==> flow/design.v <==
module ResonantLowPassFilter(
    input clk,
    input signed [15:0] audio_in,
    input signed [15:0] cutoff,
    input signed [15:0] resonance,
    input signed [15:0] gain,
    input reset_n,
    output reg signed [15:0] filtered_audio
);
    parameter [15:0] MAX_POS_VALUE = 16'h7FFF;
    parameter [15:0] MIN_NEG_VALUE = -16'h8000;
    reg signed [15:0] state;
    reg signed [15:0] feedback;
    reg signed [15:0] output_reg;
    reg signed [15:0] alpha;
    reg signed [15:0] beta;
    reg signed [15:0] gamma;
    wire signed [31:0] fb_prod  = $signed(state) * $signed(beta);
    wire signed [31:0] out_prod = $signed(state) * $signed(alpha);
    wire signed [16:0] fb_full  = fb_prod >>> 15;
    wire signed [16:0] out_full = out_prod >>> 15;
    wire signed [16:0] st_full  = $signed(audio_in) - $signed(feedback);
    wire signed [16:0] fa_full  = $signed(output_reg) + ($signed(gamma) >>> 1);
    function signed [15:0] sat17;
        input signed [16:0] v;
        begin
            if (v > $signed({MAX_POS_VALUE[15], MAX_POS_VALUE}))
                sat17 = $signed(MAX_POS_VALUE);
            else if (v < $signed({MIN_NEG_VALUE[15], MIN_NEG_VALUE}))
                sat17 = $signed(MIN_NEG_VALUE);
            else
                sat17 = v[15:0];
        end
    endfunction
    always @(posedge clk or negedge reset_n) begin
        if (!reset_n) begin
            state <= $signed(16'h0000);
            feedback <= $signed(16'h0000);
            output_reg <= $signed(16'h0000);
            alpha <= $signed(16'h0000);
            beta <= $signed(16'h0000);
            gamma <= $signed(16'h0000);
            filtered_audio <= $signed(16'h0000);
        end else begin
            alpha <= $signed(cutoff);
            beta <= $signed(resonance);
            gamma <= $signed(gain);
            feedback <= sat17(fb_full);
            state <= sat17(st_full);
            output_reg <= sat17(out_full);
            filtered_audio <= sat17(fa_full);  
        end
    end
endmodule
Subject: tool reports on ResonantLowPassFilter

Hi,

Tool chain data of ResonantLowPassFilter

Tool output for the design above before and after an edit, in the order of the flow.
"original" refers to lines of the RTL above, "edited" to lines of the edited file.
"difference" is "edited" less "original", of the values as shown; "relative change" is that difference over "original", in percent.
Cell names lack the library's common part.
A cell with - has no value.

Top: ResonantLowPassFilter
Clock input: clk
Library: sky130hd
Timing corner: tt_025C_1v80

Diff

Unified diff, file above to edited file.
This change comes from a script, not from a designer. The edited design behaves differently; no optimisation was intended.

```diff
@@ -40,10 +40,8 @@
             alpha <= $signed(16'h0000);
             beta <= $signed(16'h0000);
-            gamma <= $signed(16'h0000);
             filtered_audio <= $signed(16'h0000);
         end else begin
             alpha <= $signed(cutoff);
             beta <= $signed(resonance);
-            gamma <= $signed(gain);
             feedback <= sat17(fb_full);
             state <= sat17(st_full);
@@ -52,3 +50,4 @@
         end
     end
+    always @(*) gamma = $signed(gain);
 endmodule
```

Elaborated design

Source: Yosys, flattened and elaborated, memories not mapped. Widths are those after wreduce; folded enables and synchronous resets count as part of the registers. Registers that Yosys merges into a memory's read port (data or address) are not register bits. Print and check cells do not count. Equal cells are merged and count once.

Word-level totals:

| what                        | original | edited | difference | relative change (%) |
| flip-flop bits (word level) | 112      | 96     | -16        | -14.29 |
| output and inout port bits  | 16       | 16     | 0          | 0.00 |

Operators by class:

| what                  | original | edited | difference | relative change (%) |
| add/sub/neg operators | 2        | 2      | 0          | 0.00 |
| $mul                  | 2        | 2      | 0          | 0.00 |
| order comparisons     | 8        | 8      | 0          | 0.00 |
| multiplexer cells     | 8        | 8      | 0          | 0.00 |

Operators with widths:

| cell                                                     | original | edited | difference | relative change (%) |
| 2-to-1 mux 16 bit                                        | 8        | 8      | 0          | 0.00 |
| greater-than comparator 17 x 16 -> 1 bit with constant B | 4        | 4      | 0          | 0.00 |
| < comparator 17 x 16 -> 1 bit with constant B            | 4        | 4      | 0          | 0.00 |
| multiplier 16 x 16 -> 32 bit                             | 2        | 2      | 0          | 0.00 |
| adder 16 x 15 -> 17 bit                                  | 1        | 1      | 0          | 0.00 |
| subtractor 16 x 16 -> 17 bit                             | 1        | 1      | 0          | 0.00 |

Logic depth

Yosys ltp: most cells in a row. Word level: on the elaborated netlist, between registers, memories and ports. Mapped: between sequential cells and ports; inverters and the memories' decode and read muxes count.

Logic depth:

| what                          | original | edited | difference | relative change (%) |
| word-level depth              | 4        | 4      | 0          | 0.00 |
| ABC_AREA                      | 0        | 0      | -          | - |
| gate-level depth with buffers | 24       | 25     | +1         | +4.17 |

Netlist

The flow's flattened synthesis, as Yosys stat reports it; memories are mapped. The netlist is that of the ABC_AREA named above (0 if unset); the other value can give another one.

Synthesis totals:

| what                              | original | edited  | difference | relative change (%) |
| cells in the netlist              | 2444     | 2413    | -31        | -1.27 |
| chip area (Yosys) (µm²)           | 23560.1  | 23158.5 | -401.6     | -1.70 |
| sequential part of the area (µm²) | 2777.7   | 2402.3  | -375.4     | -13.51 |
| flip-flop cells                   | 111      | 96      | -15        | -13.51 |

Cell types:

| cell type | original | edited | difference | relative change (%) |
| dfrtp_1   | 111      | 96     | -15        | -13.51 |
| a21oi_1   | 72       | 57     | -15        | -20.83 |
| a21o_1    | 6        | 20     | +14        | +233.33 |
| nand2_1   | 265      | 252    | -13        | -4.91 |
| nor3_1    | 3        | 16     | +13        | +433.33 |
| maj3_2    | 9        | 0      | -9         | -100.00 |
| nor2_1    | 51       | 43     | -8         | -15.69 |
| a31oi_1   | 1        | 9      | +8         | +800.00 |
| xor2_1    | 18       | 24     | +6         | +33.33 |
| nand3_1   | 17       | 11     | -6         | -35.29 |
| maj3_1    | 7        | 2      | -5         | -71.43 |
| o22ai_1   | 4        | 9      | +5         | +125.00 |
| o32ai_1   | 0        | 5      | +5         | - |
| o21a_1    | 17       | 13     | -4         | -23.53 |
| a211oi_1  | 9        | 5      | -4         | -44.44 |
| or3_1     | 8        | 4      | -4         | -50.00 |
| mux2i_1   | 4        | 0      | -4         | -100.00 |
| nand2b_1  | 15       | 18     | +3         | +20.00 |

Not every row of either side is listed.

Path before layout

Path of least setup slack by OpenSTA after synthesis, without wires, with an ideal clock, recovery checks aside; 20% of the period is set as input and as output delay. Where synthesis merged equal registers, the netlist keeps one of their names.

Path post-synthesis:

| what                                | original              | edited                | difference | relative change (%) |
| path type                           | reg2reg               | reg2reg               | -          | - |
| from                                | register state[15]    | register beta[7]      | -          | - |
| to                                  | register feedback[13] | register feedback[10] | -          | - |
| period (ns)                         | 7.0                   | 7.0                   | 0.0        | 0.00 |
| time at the first pin (ns)          | 0.000                 | 0.000                 | 0.000      | - |
| data arrival time (ns)              | 6.258                 | 6.131                 | -0.127     | -2.03 |
| setup slack (ns)                    | 0.617                 | 0.726                 | +0.109     | - |
| delay of the path (ns)              | 6.383                 | 6.274                 | -0.109     | -1.71 |
| stages on the path                  | 22                    | 25                    | +3         | +13.64 |
| period reached after synthesis (ns) | 6.383                 | 6.274                 | -0.109     | -1.71 |

"delay of the path" = arrival - input delay + setup time.
"stages on the path" counts driving pins, that of a launching flip-flop among them; a cell with two outputs on the path counts twice.
"period reached after synthesis" is the clock period less the worst setup slack; recovery checks do not enter. This is arithmetic on one report: input and output delays are still those of the set period (20% each).
Between the ends stands the longest chain of elaborated cells between them, by number of cells; it is not shown to be the way that was timed. Of several equally long chains one is given.
Each line given opens the expression or statement behind the cell; cells for indexed reads and writes are added by Yosys, which also makes memories of some case tables.

Between the ends, post-synthesis, original:
Path through: dfrtp_1 clkbuf_1 nand2_1 inv_1 fa_1 fa_1 fa_1 fa_1 fa_1 inv_1 fa_1 inv_1 ha_1 and3_1 nand2_1 o211ai_1 a21oi_1 o21ai_0 or3_1 mux2i_1 buf_2 o21ai_1
Cells in the longest elaborated chain: 4
Elaborated cells on any way between the ends: 5
Source lines of those cells: 3
Those cells by class: 1 x mul; 2 x compare; 2 x mux

Ends and longest elaborated chain, post-synthesis, original:

| what                          | RTL line | source |
| start, declared               | 12       | `reg signed [15:0] state;` |
| start, assigned               | 37       | `state <= $signed(16'h0000);` |
| start, assigned               | 49       | `state <= sat17(st_full);` |
| multiplier 16 x 16 -> 32 bit  | 18       | `wire signed [31:0] fb_prod  = $signed(state) * $signed(beta);` |
| < comparator 17 x 16 -> 1 bit | 29       | `else if (v < $signed({MIN_NEG_VALUE[15], MIN_NEG_VALUE}))` |
| 2-to-1 mux 16 bit             | 29       |  |
| 2-to-1 mux 16 bit             | 27       | `if (v > $signed({MAX_POS_VALUE[15], MAX_POS_VALUE}))` |
| end, assigned                 | 38       | `feedback <= $signed(16'h0000);` |
| end, assigned                 | 48       | `feedback <= sat17(fb_full);` |
| end, declared                 | 13       | `reg signed [15:0] feedback;` |

Between the ends, post-synthesis, edited:
Path through: dfrtp_1 clkbuf_1 nand2_1 fa_1 inv_1 fa_1 inv_1 fa_1 inv_1 fa_1 fa_1 inv_1 fa_1 inv_1 ha_1 a211oi_1 o221ai_1 a21oi_2 o31ai_4 nand4_2 a211oi_2 o31a_2 xnor2_1 buf_2 o32ai_1
Cells in the longest elaborated chain: 4
Elaborated cells on any way between the ends: 5
Source lines of those cells: 3
Those cells by class: 1 x mul; 2 x compare; 2 x mux

Ends and longest elaborated chain, post-synthesis, edited:

| what                          | RTL line | source |
| start, declared               | 16       | `reg signed [15:0] beta;` |
| start, assigned               | 41       | `beta <= $signed(16'h0000);` |
| start, assigned               | 45       | `beta <= $signed(resonance);` |
| multiplier 16 x 16 -> 32 bit  | 18       | `wire signed [31:0] fb_prod  = $signed(state) * $signed(beta);` |
| < comparator 17 x 16 -> 1 bit | 29       | `else if (v < $signed({MIN_NEG_VALUE[15], MIN_NEG_VALUE}))` |
| 2-to-1 mux 16 bit             | 29       |  |
| 2-to-1 mux 16 bit             | 27       | `if (v > $signed({MAX_POS_VALUE[15], MAX_POS_VALUE}))` |
| end, assigned                 | 38       | `feedback <= $signed(16'h0000);` |
| end, assigned                 | 46       | `feedback <= sat17(fb_full);` |
| end, declared                 | 13       | `reg signed [15:0] feedback;` |

Path in the finished layout

From the final timing report of the runs of pair A: the path of least setup slack in the routed layout; clock arrival at registers is part of the times.

Path after layout:

| what                       | original               | edited                  | difference | relative change (%) |
| path type                  | reg2reg                | reg2reg                 | -          | - |
| from                       | register alpha[4]      | register state[15]      | -          | - |
| to                         | register output_reg[3] | register output_reg[10] | -          | - |
| period (ns)                | 7.0                    | 7.0                     | 0.0        | 0.00 |
| time at the first pin (ns) | 0.39                   | 0.39                    | 0.00       | 0.00 |
| data arrival time (ns)     | 6.96                   | 6.99                    | +0.03      | +0.43 |
| setup slack (ns)           | 0.34                   | 0.29                    | -0.05      | - |
| stages on the path         | 23                     | 22                      | -1         | -4.35 |

Between the ends stands the longest chain of elaborated cells between them, by number of cells; it is not shown to be the way that was timed. Of several equally long chains one is given.

Between the ends, after layout, original:
Path through: dfrtp_1 and2_1 fa_1 inv_1 fa_1 fa_1 inv_1 fa_1 fa_1 inv_1 fa_1 inv_1 ha_1 a211oi_1 nand2_1 a311oi_1 buf_4 nand2_1 a31oi_4 o21ai_1 mux2i_1 buf_12 a31o_2
Cells in the longest elaborated chain: 4
Elaborated cells on any way between the ends: 5
Source lines of those cells: 3
Those cells by class: 1 x mul; 2 x compare; 2 x mux

Ends and longest elaborated chain, after layout, original:

| what                          | RTL line | source |
| start, declared               | 15       | `reg signed [15:0] alpha;` |
| start, assigned               | 40       | `alpha <= $signed(16'h0000);` |
| start, assigned               | 45       | `alpha <= $signed(cutoff);` |
| multiplier 16 x 16 -> 32 bit  | 19       | `wire signed [31:0] out_prod = $signed(state) * $signed(alpha);` |
| < comparator 17 x 16 -> 1 bit | 29       | `else if (v < $signed({MIN_NEG_VALUE[15], MIN_NEG_VALUE}))` |
| 2-to-1 mux 16 bit             | 29       |  |
| 2-to-1 mux 16 bit             | 27       | `if (v > $signed({MAX_POS_VALUE[15], MAX_POS_VALUE}))` |
| end, assigned                 | 39       | `output_reg <= $signed(16'h0000);` |
| end, assigned                 | 50       | `output_reg <= sat17(out_full);` |
| end, declared                 | 14       | `reg signed [15:0] output_reg;` |

Between the ends, after layout, edited:
Path through: dfrtp_1 nand2_1 inv_1 fa_1 fa_1 fa_1 fa_1 fa_1 inv_1 fa_1 inv_1 ha_1 a21o_1 a21oi_1 o21bai_1 nor2_1 a21bo_1 a31o_1 or4_4 o2bb2ai_4 buf_4 o21ai_1
Cells in the longest elaborated chain: 4
Elaborated cells on any way between the ends: 5
Source lines of those cells: 3
Those cells by class: 1 x mul; 2 x compare; 2 x mux

Ends and longest elaborated chain, after layout, edited:

| what                          | RTL line | source |
| start, declared               | 12       | `reg signed [15:0] state;` |
| start, assigned               | 37       | `state <= $signed(16'h0000);` |
| start, assigned               | 47       | `state <= sat17(st_full);` |
| multiplier 16 x 16 -> 32 bit  | 19       | `wire signed [31:0] out_prod = $signed(state) * $signed(alpha);` |
| < comparator 17 x 16 -> 1 bit | 29       | `else if (v < $signed({MIN_NEG_VALUE[15], MIN_NEG_VALUE}))` |
| 2-to-1 mux 16 bit             | 29       |  |
| 2-to-1 mux 16 bit             | 27       | `if (v > $signed({MAX_POS_VALUE[15], MAX_POS_VALUE}))` |
| end, assigned                 | 39       | `output_reg <= $signed(16'h0000);` |
| end, assigned                 | 48       | `output_reg <= sat17(out_full);` |
| end, declared                 | 14       | `reg signed [15:0] output_reg;` |

Measured runs

Both versions went through the flow (Yosys, OpenROAD) with the same settings in each pair. Constraints: input delay and output delay 20% of the set period each, output load 0.01 pF.

Flow settings, pair A:
CORE_UTILIZATION: 40
period_ns: 7.0
CAP_MARGIN: 20
CORE_MARGIN: 2
SLEW_MARGIN: 20

Final reports, pair A:

| what                                      | original | edited  | difference | relative change (%) |
| chip area in the Yosys report (µm²)       | 23560.1  | 23158.5 | -401.6     | -1.70 |
| die area (µm²)                            | 60858.4  | 59836.5 | -1021.9    | -1.68 |
| std-cell area (final layout) (µm²)        | 26023.7  | 25313.0 | -710.7     | -2.73 |
| utilization                               | 0.449    | 0.44    | -0.009     | - |
| worst setup slack after layout (ns)       | 0.338    | 0.295   | -0.043     | - |
| total negative slack (ns)                 | 0.000    | 0.000   | 0.000      | - |
| worst hold slack in the final report (ns) | 0.636    | 0.557   | -0.079     | - |
| period reached (ns)                       | 6.662    | 6.705   | +0.043     | +0.65 |

Flow settings, pair B:
ABC_AREA: 1
CELL_PAD_IN_SITES_DETAIL_PLACEMENT: 0
CORE_ASPECT_RATIO: 0.51
CORE_UTILIZATION: 64
CTS_CLUSTER_DIAMETER: 374
CTS_CLUSTER_SIZE: 21
PLACE_DENSITY_LB_ADDON: 0.28
SETUP_SLACK_MARGIN: 0.55
SLEW_MARGIN: 25
TNS_END_PERCENT: 45
period_ns: 7.09
CAP_MARGIN: 20
CORE_MARGIN: 2

Final reports, pair B:

| what                                      | original | edited  | difference | relative change (%) |
| chip area in the Yosys report (µm²)       | 26021.2  | 25632.1 | -389.1     | -1.50 |
| die area (µm²)                            | 42379.8  | 41759.1 | -620.7     | -1.46 |
| std-cell area (final layout) (µm²)        | 27933.0  | 27530.2 | -402.8     | -1.44 |
| utilization                               | 0.7      | 0.696   | -0.004     | - |
| worst setup slack after layout (ns)       | 0.764    | 0.810   | +0.046     | - |
| total negative slack (ns)                 | 0.000    | 0.000   | 0.000      | - |
| worst hold slack in the final report (ns) | 0.597    | 0.558   | -0.039     | - |
| period reached (ns)                       | 6.326    | 6.280   | -0.046     | -0.73 |

"period reached" means the clock period less the worst setup slack. The figure is calculated, with input and output delays left at 20% of the set period.

Regards
